==> flow/design.v <==
module SatTruncFP
  #(
    parameter	NB_XI  	= 20,
    parameter	NBF_XI	= 12,
    parameter	NB_XO	= 8,
    parameter	NBF_XO	= 6
    )
   (
    input [(NB_XI)-1:0]  i_data,
    output [(NB_XO)-1:0] o_data
    );
   localparam	NBI_XI	=	NB_XI	-	NBF_XI;
   localparam	NBI_XO	=	NB_XO	-	NBF_XO;
   wire [NB_XO-1:0] 	 aux_Sat;
   wire [NBF_XO-1:0] 	 aux_trunc;
   wire 		 condicion;
   wire [NB_XO-1:0] 	 resultado1;
   wire [NB_XO-1:0] 	 resultado2;
	generate
	   if (NBF_XI >= NBF_XO)
	     begin
		assign	aux_trunc = i_data[(NBF_XI-1):(NBF_XI - NBF_XO)];
	     end
	   else
	     begin
		assign	aux_trunc = {i_data[NBF_XI-1:0],{(NBF_XO - NBF_XI){1'b0}}};
	     end
	   if (NBI_XI > NBI_XO)
	     begin
		assign	condicion		=	(i_data[(NB_XI-2)-:(NBI_XI-NBI_XO)] == {(NBI_XI-NBI_XO){i_data[NB_XI-1]}});
		assign	resultado1		=	{i_data[(NB_XI-1)],{(NB_XO-1){~i_data[(NB_XI-1)]}}};
		assign	resultado2		=	{i_data[(NB_XI-1)],i_data[NBF_XI +:NBI_XO-1],aux_trunc};
		assign	aux_Sat			=	condicion	?	resultado2	:	resultado1;
	     end
	   else
	     begin
		if (NBI_XO == NBI_XI)
                  assign  aux_Sat = {i_data[(NB_XI-1)-:NBI_XI],aux_trunc};
		else
		  assign  aux_Sat	= {{(NBI_XO - NBI_XI){i_data[NB_XI-1]}},i_data[(NB_XI-1)-:NBI_XI],aux_trunc};
	     end
	endgenerate
   assign	o_data=aux_Sat;
endmodule
module filtro_fir
  #(
    parameter WW_INPUT  = 8,
    parameter WW_OUTPUT = 8
    ) 
   (
    input 			  clk,
    input 			  i_en,
    input 			  i_srst,
    input signed [ WW_INPUT-1:0]  i_data,
    output signed [WW_OUTPUT-1:0] o_data
    );
  localparam WW_COEFF = 8;
   reg  signed [WW_INPUT           -1:0] register [14:1];
   wire signed [         WW_COEFF  -1:0] coeff    [14:0];
   wire signed [WW_INPUT+WW_COEFF  -1:0] prod     [14:0];
   wire signed [WW_INPUT+WW_COEFF+1-1:0] sum      [8:1]; 
   wire signed [WW_INPUT+WW_COEFF+2-1:0] sum1     [4:1]; 
   wire signed [WW_INPUT+WW_COEFF+3-1:0] sum2     [2:1]; 
   wire signed [WW_INPUT+WW_COEFF+4-1:0] sum3; 
   reg signed [WW_INPUT+WW_COEFF   -1:0] prod_d   [14:0];
   reg signed [WW_INPUT+WW_COEFF+4 -1:0] sum3_d;
   reg signed [WW_INPUT+WW_COEFF+1 -1:0] sum_d    [8:1];
    assign coeff[ 0] = 8'hFF;
    assign coeff[ 1] = 8'hFF;
    assign coeff[ 2] = 8'hFF;
    assign coeff[ 3] = 8'h00;
    assign coeff[ 4] = 8'h03;
    assign coeff[ 5] = 8'h08;
    assign coeff[ 6] = 8'h0D;
    assign coeff[ 7] = 8'h10;
    assign coeff[ 8] = 8'h0D;
    assign coeff[ 9] = 8'h08;
    assign coeff[10] = 8'h03;
    assign coeff[11] = 8'h00;
    assign coeff[12] = 8'hFF;
    assign coeff[13] = 8'hFF;
    assign coeff[14] = 8'hFF;
  always @(posedge clk) begin
    if (i_srst == 1'b1) begin
      register[ 1] <= {WW_INPUT{1'b0}};
      register[ 2] <= {WW_INPUT{1'b0}};
      register[ 3] <= {WW_INPUT{1'b0}};
      register[ 4] <= {WW_INPUT{1'b0}};
      register[ 5] <= {WW_INPUT{1'b0}};
      register[ 6] <= {WW_INPUT{1'b0}};
      register[ 7] <= {WW_INPUT{1'b0}};
      register[ 8] <= {WW_INPUT{1'b0}};
      register[ 9] <= {WW_INPUT{1'b0}};
      register[10] <= {WW_INPUT{1'b0}};
      register[11] <= {WW_INPUT{1'b0}};
      register[12] <= {WW_INPUT{1'b0}};
      register[13] <= {WW_INPUT{1'b0}};
      register[14] <= {WW_INPUT{1'b0}};
    end else begin
      if (i_en == 1'b1) begin
        register[ 1] <= i_data;
        register[ 2] <= register[ 1];
        register[ 3] <= register[ 2];
        register[ 4] <= register[ 3];
        register[ 5] <= register[ 4];
        register[ 6] <= register[ 5];
        register[ 7] <= register[ 6];
        register[ 8] <= register[ 7];
        register[ 9] <= register[ 8];
        register[10] <= register[ 9];
        register[11] <= register[10];
        register[12] <= register[11];
        register[13] <= register[12];
	    register[14] <= register[13];
      end
    end
  end
  assign prod[ 0] = coeff[ 0] * i_data;
  assign prod[ 1] = coeff[ 1] * register[ 1];
  assign prod[ 2] = coeff[ 2] * register[ 2];
  assign prod[ 3] = coeff[ 3] * register[ 3];
  assign prod[ 4] = coeff[ 4] * register[ 4];
  assign prod[ 5] = coeff[ 5] * register[ 5];
  assign prod[ 6] = coeff[ 6] * register[ 6];
  assign prod[ 7] = coeff[ 7] * register[ 7];
  assign prod[ 8] = coeff[ 8] * register[ 8];
  assign prod[ 9] = coeff[ 9] * register[ 9];
  assign prod[10] = coeff[10] * register[10];
  assign prod[11] = coeff[11] * register[11];
  assign prod[12] = coeff[12] * register[12];
  assign prod[13] = coeff[13] * register[13];
  assign prod[14] = coeff[14] * register[14];
  always@(posedge clk) begin
    prod_d[ 0] <= prod[ 0];
    prod_d[ 1] <= prod[ 1];
    prod_d[ 2] <= prod[ 2];
    prod_d[ 3] <= prod[ 3];
    prod_d[ 4] <= prod[ 4];
    prod_d[ 5] <= prod[ 5];
    prod_d[ 6] <= prod[ 6];
    prod_d[ 7] <= prod[ 7];
    prod_d[ 8] <= prod[ 8];
    prod_d[ 9] <= prod[ 9];
    prod_d[10] <= prod[10];
    prod_d[11] <= prod[11];
    prod_d[12] <= prod[12];
    prod_d[13] <= prod[13];
    prod_d[14] <= prod[14];
  end
  assign sum[ 1] = prod_d[ 0] + prod_d[ 1]; 
  assign sum[ 2] = prod_d[ 2] + prod_d[ 3];
  assign sum[ 3] = prod_d[ 4] + prod_d[ 5];
  assign sum[ 4] = prod_d[ 6] + prod_d[ 7];
  assign sum[ 5] = prod_d[08] + prod_d[ 9];
  assign sum[ 6] = prod_d[10] + prod_d[11];
  assign sum[ 7] = prod_d[12] + prod_d[13];
  assign sum[ 8] = {prod_d[14][WW_INPUT+WW_COEFF-1],prod_d[14]};
  always@(posedge clk) begin
    sum_d[1] <= sum[1];
    sum_d[2] <= sum[2];
    sum_d[3] <= sum[3];
    sum_d[4] <= sum[4];
    sum_d[5] <= sum[5];
    sum_d[6] <= sum[6];
    sum_d[7] <= sum[7];
    sum_d[8] <= sum[8];
  end
  assign sum1[ 1] = sum_d[ 1] + sum_d[ 2]; 
  assign sum1[ 2] = sum_d[ 3] + sum_d[ 4];
  assign sum1[ 3] = sum_d[ 5] + sum_d[ 6];
  assign sum1[ 4] = sum_d[ 7] + sum_d[ 8];
  assign sum2[ 1] = sum1[ 1] + sum1[ 2]; 
  assign sum2[ 2] = sum1[ 3] + sum1[ 4];
  assign sum3 = sum2[ 1] + sum2[ 2]; 
  always@(posedge clk)
    sum3_d <= sum3;
  SatTruncFP
	inst_SatTruncFP_dataB
	(
	  .i_data(	sum3_d	),
	  .o_data(	o_data	)
	);
endmodule
Tool chain data of filtro_fir
Tool output for the design above before and after an edit, in the order of the flow.
Lines under "unedited" count in the file above, lines under "edited" in the edited file.
"difference": "edited" minus "unedited" as printed here. "rel. change": 100 x difference / "unedited".
Operators: Yosys type, input widths -> output width; for muxes data width and select width s.
Cell names lack the library's common part.
A cell with -- has no value.
- top module: filtro_fir
- clock port: clk
- cell library: sky130hd
- timing corner: tt_025C_1v80

The edit
The edit as a unified diff against the file above.
This change comes from a script, not from a designer. The edited design behaves differently; no optimisation was intended.
begin of diff
@@ -52,7 +52,9 @@
     input 			  i_en,
     input 			  i_srst,
-    input signed [ WW_INPUT-1:0]  i_data,
+    input signed [ WW_INPUT-1:0]  i_data_i,
     output signed [WW_OUTPUT-1:0] o_data
     );
+  reg signed [ WW_INPUT-1:0] i_data;
+  always @(posedge clk) i_data <= i_data_i;
   localparam WW_COEFF = 8;
    reg  signed [WW_INPUT           -1:0] register [14:1];
end of diff

Word level
Counts by Yosys on the flattened word-level netlist (proc, flatten, opt, wreduce). Print and check cells are left out. Cells with the same type and inputs are merged into one.
- cells by class (element ; unedited ; edited ; difference ; rel. change (%)):
    add/subtract/negate cells ; 18 ; 18 ; 0 ; 0.00
    multipliers ; 4 ; 4 ; 0 ; 0.00
    equal/unequal tests ; 1 ; 1 ; 0 ; 0.00
    muxes and demuxes ; 1 ; 1 ; 0 ; 0.00
    bitwise logic cells ; 1 ; 1 ; 0 ; 0.00
Operator kinds equal on both sides are left out: 15.
- bit counts (element ; unedited ; edited ; difference ; rel. change (%)):
    output and inout bits ; 8 ; 8 ; 0 ; 0.00
    flip-flop bits (word level) ; 428 ; 436 ; +8 ; +1.87
    bits of input ports ; 11 ; 11 ; 0 ; 0.00
    word-level cells ; 61 ; 62 ; +1 ; +1.64

Longest topological paths
Longest topological path by Yosys (ltp), each cell counted once; first at word level (registers and memories cut), then after technology mapping (sequential cells cut; the memories' decode and read muxes count).
- logic depth (element ; unedited ; edited ; difference ; rel. change (%)):
    depth in word-level cells ; 3 ; 3 ; 0 ; 0.00
    ABC_AREA ; 0 ; 0 ; -- ; --
    gate-level depth with buffers ; 16 ; 16 ; 0 ; 0.00
    depth with buffers taken out ; 16 ; 16 ; 0 ; 0.00

Mapped cells and area
Source: synth_stat.txt of the flow (Yosys; design flattened, memories mapped). It holds for the ABC_AREA given above (unset counts as 0); a run with the other value may have another netlist.
- cell types (type ; unedited ; edited ; difference ; rel. change (%)):
    dfxtp_1 ; 411 ; 419 ; +8 ; +1.95
Cell types equal on both sides are left out: 51.
- mapped netlist (element ; unedited ; edited ; difference ; rel. change (%)):
    chip area (Yosys) (sq um) ; 18939.4 ; 19099.6 ; +160.2 ; +0.85
    flip-flop cells ; 411 ; 419 ; +8 ; +1.95
    area of sequential cells (sq um) ; 8227.9 ; 8388.0 ; +160.1 ; +1.95
    standard cells after synthesis ; 1818 ; 1826 ; +8 ; +0.44
    buffer cells ; 38 ; 38 ; 0 ; 0.00
By module: a second synthesis without flattening, with its own total; a netlist apart from the flattened one above.
- unflattened totals (element ; unedited ; edited ; difference ; rel. change (%)):
    cell total of the unflattened synthesis ; 1916 ; 1906 ; -10 ; -0.52
    area (unflattened synthesis) (sq um) ; 19656.4 ; 19723.9 ; +67.5 ; +0.34
Each row is one instance without its submodules.
- by module, unedited (module ; cells ; times used ; sequential area (sq um) ; area (sq um)):
    filtro_fir ; 1894 ; 1 ; 8348.0 ; 19451.2
    SatTruncFP ; 22 ; 1 ; 0.0 ; 205.2
- by module, edited (module ; cells ; times used ; sequential area (sq um) ; area (sq um)):
    filtro_fir ; 1884 ; 1 ; 8508.2 ; 19518.7
    SatTruncFP ; 22 ; 1 ; 0.0 ; 205.2

Worst setup path after synthesis
OpenSTA on the mapped netlist: ideal clock, no wires. The path of least setup slack (recovery checks aside). Input and output delay are each 20% of the period. Register names are those of the netlist, which keeps one name where synthesis merged equal registers.
- timing path after synthesis (element ; unedited ; edited ; difference ; rel. change (%)):
    kind ; reg2reg ; reg2reg ; -- ; --
    from ; reg sum_d[1][9] ; reg sum_d[1][9] ; -- ; --
    to ; reg sum3_d[18] ; reg sum3_d[18] ; -- ; --
    stages on the path ; 17 ; 17 ; 0 ; 0.00
    buffers on the path ; 0 ; 0 ; 0 ; --
    data required time (ns) ; 5.405 ; 5.405 ; 0.000 ; 0.00
    library setup time (ns) ; 0.095 ; 0.095 ; 0.000 ; --
    data arrival time (ns) ; 4.345 ; 4.345 ; 0.000 ; 0.00
    slack (ns) ; 1.060 ; 1.060 ; 0.000 ; --
    path delay (ns) ; 4.440 ; 4.440 ; 0.000 ; 0.00
    clock period (ns) ; 5.5 ; 5.5 ; 0.0 ; 0.00
    time at the first pin (ns) ; 0.000 ; 0.000 ; 0.000 ; --
    synthesis period reached (ns) ; 4.44 ; 4.44 ; 0.00 ; 0.00
"path delay" = arrival - input delay + setup time.
"stages on the path": output pins that drive a net of the path, with the launching flip-flop's if there is one; two outputs of one cell count as two.
"synthesis period reached" = period - worst setup slack (recovery checks aside). The figure is calculated, with input and output delays left at 20% of the set period.
Between the ends stands the longest chain of elaborated cells between them, by number of cells; it is not shown to be the way that was timed. Of several equally long chains one is given.
A line is the first line of the expression or statement that the cell stems from. Yosys adds cells for indexed reads and writes and turns some case tables into memories.
Between the ends, after synthesis, unedited:
- cell sequence: dfxtp_1 inv_1 fa_1 inv_1 fa_1 fa_1 inv_1 fa_1 inv_1 ha_1 a21oi_1 o2111ai_1 a31oi_1 o41ai_2 o21ai_1 or4b_2 o311ai_1
- length of the longest elaborated chain: 3
- elaborated cells between the ends (all ways): 3
- RTL lines with such cells: 3
- classes of those cells: 3 x add/sub
- RTL lines, path after synthesis, unedited (element ; RTL line ; text):
    from (decl) ; 67 ; reg signed [WW_INPUT+WW_COEFF+1 -1:0] sum_d    [8:1];
    from (assign) ; 159 ; sum_d[1] <= sum[1];
    $add 17x16->18 ; 168 ; assign sum1[ 1] = sum_d[ 1] + sum_d[ 2];
    $add 18x18->19 ; 172 ; assign sum2[ 1] = sum1[ 1] + sum1[ 2];
    $add 19x19->20 ; 174 ; assign sum3 = sum2[ 1] + sum2[ 2];
    to (assign) ; 176 ; sum3_d <= sum3;
    to (decl) ; 66 ; reg signed [WW_INPUT+WW_COEFF+4 -1:0] sum3_d;
Between the ends, after synthesis, edited:
- cell sequence: dfxtp_1 inv_1 fa_1 inv_1 fa_1 fa_1 inv_1 fa_1 inv_1 ha_1 a21oi_1 o2111ai_1 a31oi_1 o41ai_2 o21ai_1 or4b_2 o311ai_1
- length of the longest elaborated chain: 3
- elaborated cells between the ends (all ways): 3
- RTL lines with such cells: 3
- classes of those cells: 3 x add/sub
- RTL lines, path after synthesis, edited (element ; RTL line ; text):
    from (decl) ; 69 ; reg signed [WW_INPUT+WW_COEFF+1 -1:0] sum_d    [8:1];
    from (assign) ; 161 ; sum_d[1] <= sum[1];
    $add 17x16->18 ; 170 ; assign sum1[ 1] = sum_d[ 1] + sum_d[ 2];
    $add 18x18->19 ; 174 ; assign sum2[ 1] = sum1[ 1] + sum1[ 2];
    $add 19x19->20 ; 176 ; assign sum3 = sum2[ 1] + sum2[ 2];
    to (assign) ; 178 ; sum3_d <= sum3;
    to (decl) ; 68 ; reg signed [WW_INPUT+WW_COEFF+4 -1:0] sum3_d;

Worst path after layout
From the final timing report of each run of pair 1: the path of least setup slack in the routed layout; clock arrival at registers is part of the times.
- timing path after layout (element ; unedited ; edited ; difference ; rel. change (%)):
    kind ; reg2reg ; reg2reg ; -- ; --
    from ; reg sum_d[3][15] ; reg sum_d[1][5] ; -- ; --
    to ; reg sum3_d[18] ; reg sum3_d[18] ; -- ; --
    stages on the path ; 17 ; 17 ; 0 ; 0.00
    data required time (ns) ; 5.25 ; 5.26 ; +0.01 ; +0.19
    time at the first pin (ns) ; 0.54 ; 0.55 ; +0.01 ; +1.85
    data arrival time (ns) ; 5.07 ; 5.07 ; 0.00 ; 0.00
    slack (ns) ; 0.18 ; 0.19 ; +0.01 ; --
    buffers on the path ; 0 ; 0 ; 0 ; --
    library setup time (ns) ; 0.10 ; 0.10 ; 0.00 ; --
    clock period (ns) ; 4.81 ; 4.81 ; 0.00 ; 0.00
Between the ends stands the longest chain of elaborated cells between them, by number of cells; it is not shown to be the way that was timed. Of several equally long chains one is given.
Between the ends, after layout, unedited:
- cell sequence: dfxtp_1 inv_2 fa_1 inv_1 fa_1 fa_1 inv_1 fa_1 inv_1 ha_2 nand2_2 o2111ai_1 a31oi_2 o41ai_4 o21ai_2 or4b_2 o311ai_1
- length of the longest elaborated chain: 3
- elaborated cells between the ends (all ways): 3
- RTL lines with such cells: 3
- classes of those cells: 3 x add/sub
- RTL lines, path after layout, unedited (element ; RTL line ; text):
    from (decl) ; 67 ; reg signed [WW_INPUT+WW_COEFF+1 -1:0] sum_d    [8:1];
    from (assign) ; 161 ; sum_d[3] <= sum[3];
    $add 17x17->18 ; 169 ; assign sum1[ 2] = sum_d[ 3] + sum_d[ 4];
    $add 18x18->19 ; 172 ; assign sum2[ 1] = sum1[ 1] + sum1[ 2];
    $add 19x19->20 ; 174 ; assign sum3 = sum2[ 1] + sum2[ 2];
    to (assign) ; 176 ; sum3_d <= sum3;
    to (decl) ; 66 ; reg signed [WW_INPUT+WW_COEFF+4 -1:0] sum3_d;
Between the ends, after layout, edited:
- cell sequence: dfxtp_1 inv_1 fa_1 inv_1 fa_1 fa_1 inv_1 fa_1 inv_1 ha_1 nor3_2 o211ai_1 nand2_2 o41ai_4 o21ai_2 or4b_2 o311ai_1
- length of the longest elaborated chain: 3
- elaborated cells between the ends (all ways): 3
- RTL lines with such cells: 3
- classes of those cells: 3 x add/sub
- RTL lines, path after layout, edited (element ; RTL line ; text):
    from (decl) ; 69 ; reg signed [WW_INPUT+WW_COEFF+1 -1:0] sum_d    [8:1];
    from (assign) ; 161 ; sum_d[1] <= sum[1];
    $add 17x16->18 ; 170 ; assign sum1[ 1] = sum_d[ 1] + sum_d[ 2];
    $add 18x18->19 ; 174 ; assign sum2[ 1] = sum1[ 1] + sum1[ 2];
    $add 19x19->20 ; 176 ; assign sum3 = sum2[ 1] + sum2[ 2];
    to (assign) ; 178 ; sum3_d <= sum3;
    to (decl) ; 68 ; reg signed [WW_INPUT+WW_COEFF+4 -1:0] sum3_d;

Measured runs
Both versions went through the flow (Yosys, OpenROAD) with the same settings in each pair. Constraints: input delay and output delay 20% of the set period each, output load 0.01 pF.
Flow settings, pair 1:
- noted CORE_UTILIZATION: 40
- period_ns at 4.81
- noted CAP_MARGIN: 20
- CORE_MARGIN: 2
- SLEW_MARGIN at 20
- measured results, pair 1 (element ; unedited ; edited ; difference ; rel. change (%)):
    chip area in the Yosys report (sq um) ; 18939.4 ; 19099.6 ; +160.2 ; +0.85
    total negative slack (ns) ; 0.000 ; 0.000 ; 0.000 ; --
    utilization after routing (%) ; 45.9 ; 45.7 ; -0.2 ; --
    die area (sq um) ; 49104.3 ; 49512.9 ; +408.6 ; +0.83
    standard-cell area after routing (sq um) ; 21411.8 ; 21673.3 ; +261.5 ; +1.22
    worst setup slack after layout (ns) ; 0.178 ; 0.188 ; +0.010 ; --
    final worst hold slack (ns) ; 0.323 ; 0.315 ; -0.008 ; --
Flow settings, pair 2:
- ABC_AREA at 1
- noted CAP_MARGIN: 20
- CELL_PAD_IN_SITES_GLOBAL_PLACEMENT at 1
- noted CORE_UTILIZATION: 68
- noted GPL_ROUTABILITY_DRIVEN: 0
- MIN_ROUTING_LAYER: met1
- noted SETUP_SLACK_MARGIN: 0.69
- SLEW_MARGIN at 0
- period_ns at 4.36
- CORE_MARGIN: 2
- measured results, pair 2 (element ; unedited ; edited ; difference ; rel. change (%)):
    chip area in the Yosys report (sq um) ; 19515.0 ; 19702.6 ; +187.6 ; +0.96
    total negative slack (ns) ; 0.000 ; 0.000 ; 0.000 ; --
    utilization after routing (%) ; 77.7 ; 78.0 ; +0.3 ; --
    die area (sq um) ; 30069.3 ; 30352.6 ; +283.3 ; +0.94
    standard-cell area after routing (sq um) ; 22126.2 ; 22328.9 ; +202.7 ; +0.92
    worst setup slack after layout (ns) ; 0.634 ; 0.608 ; -0.026 ; --
    final worst hold slack (ns) ; 0.323 ; 0.322 ; -0.001 ; --
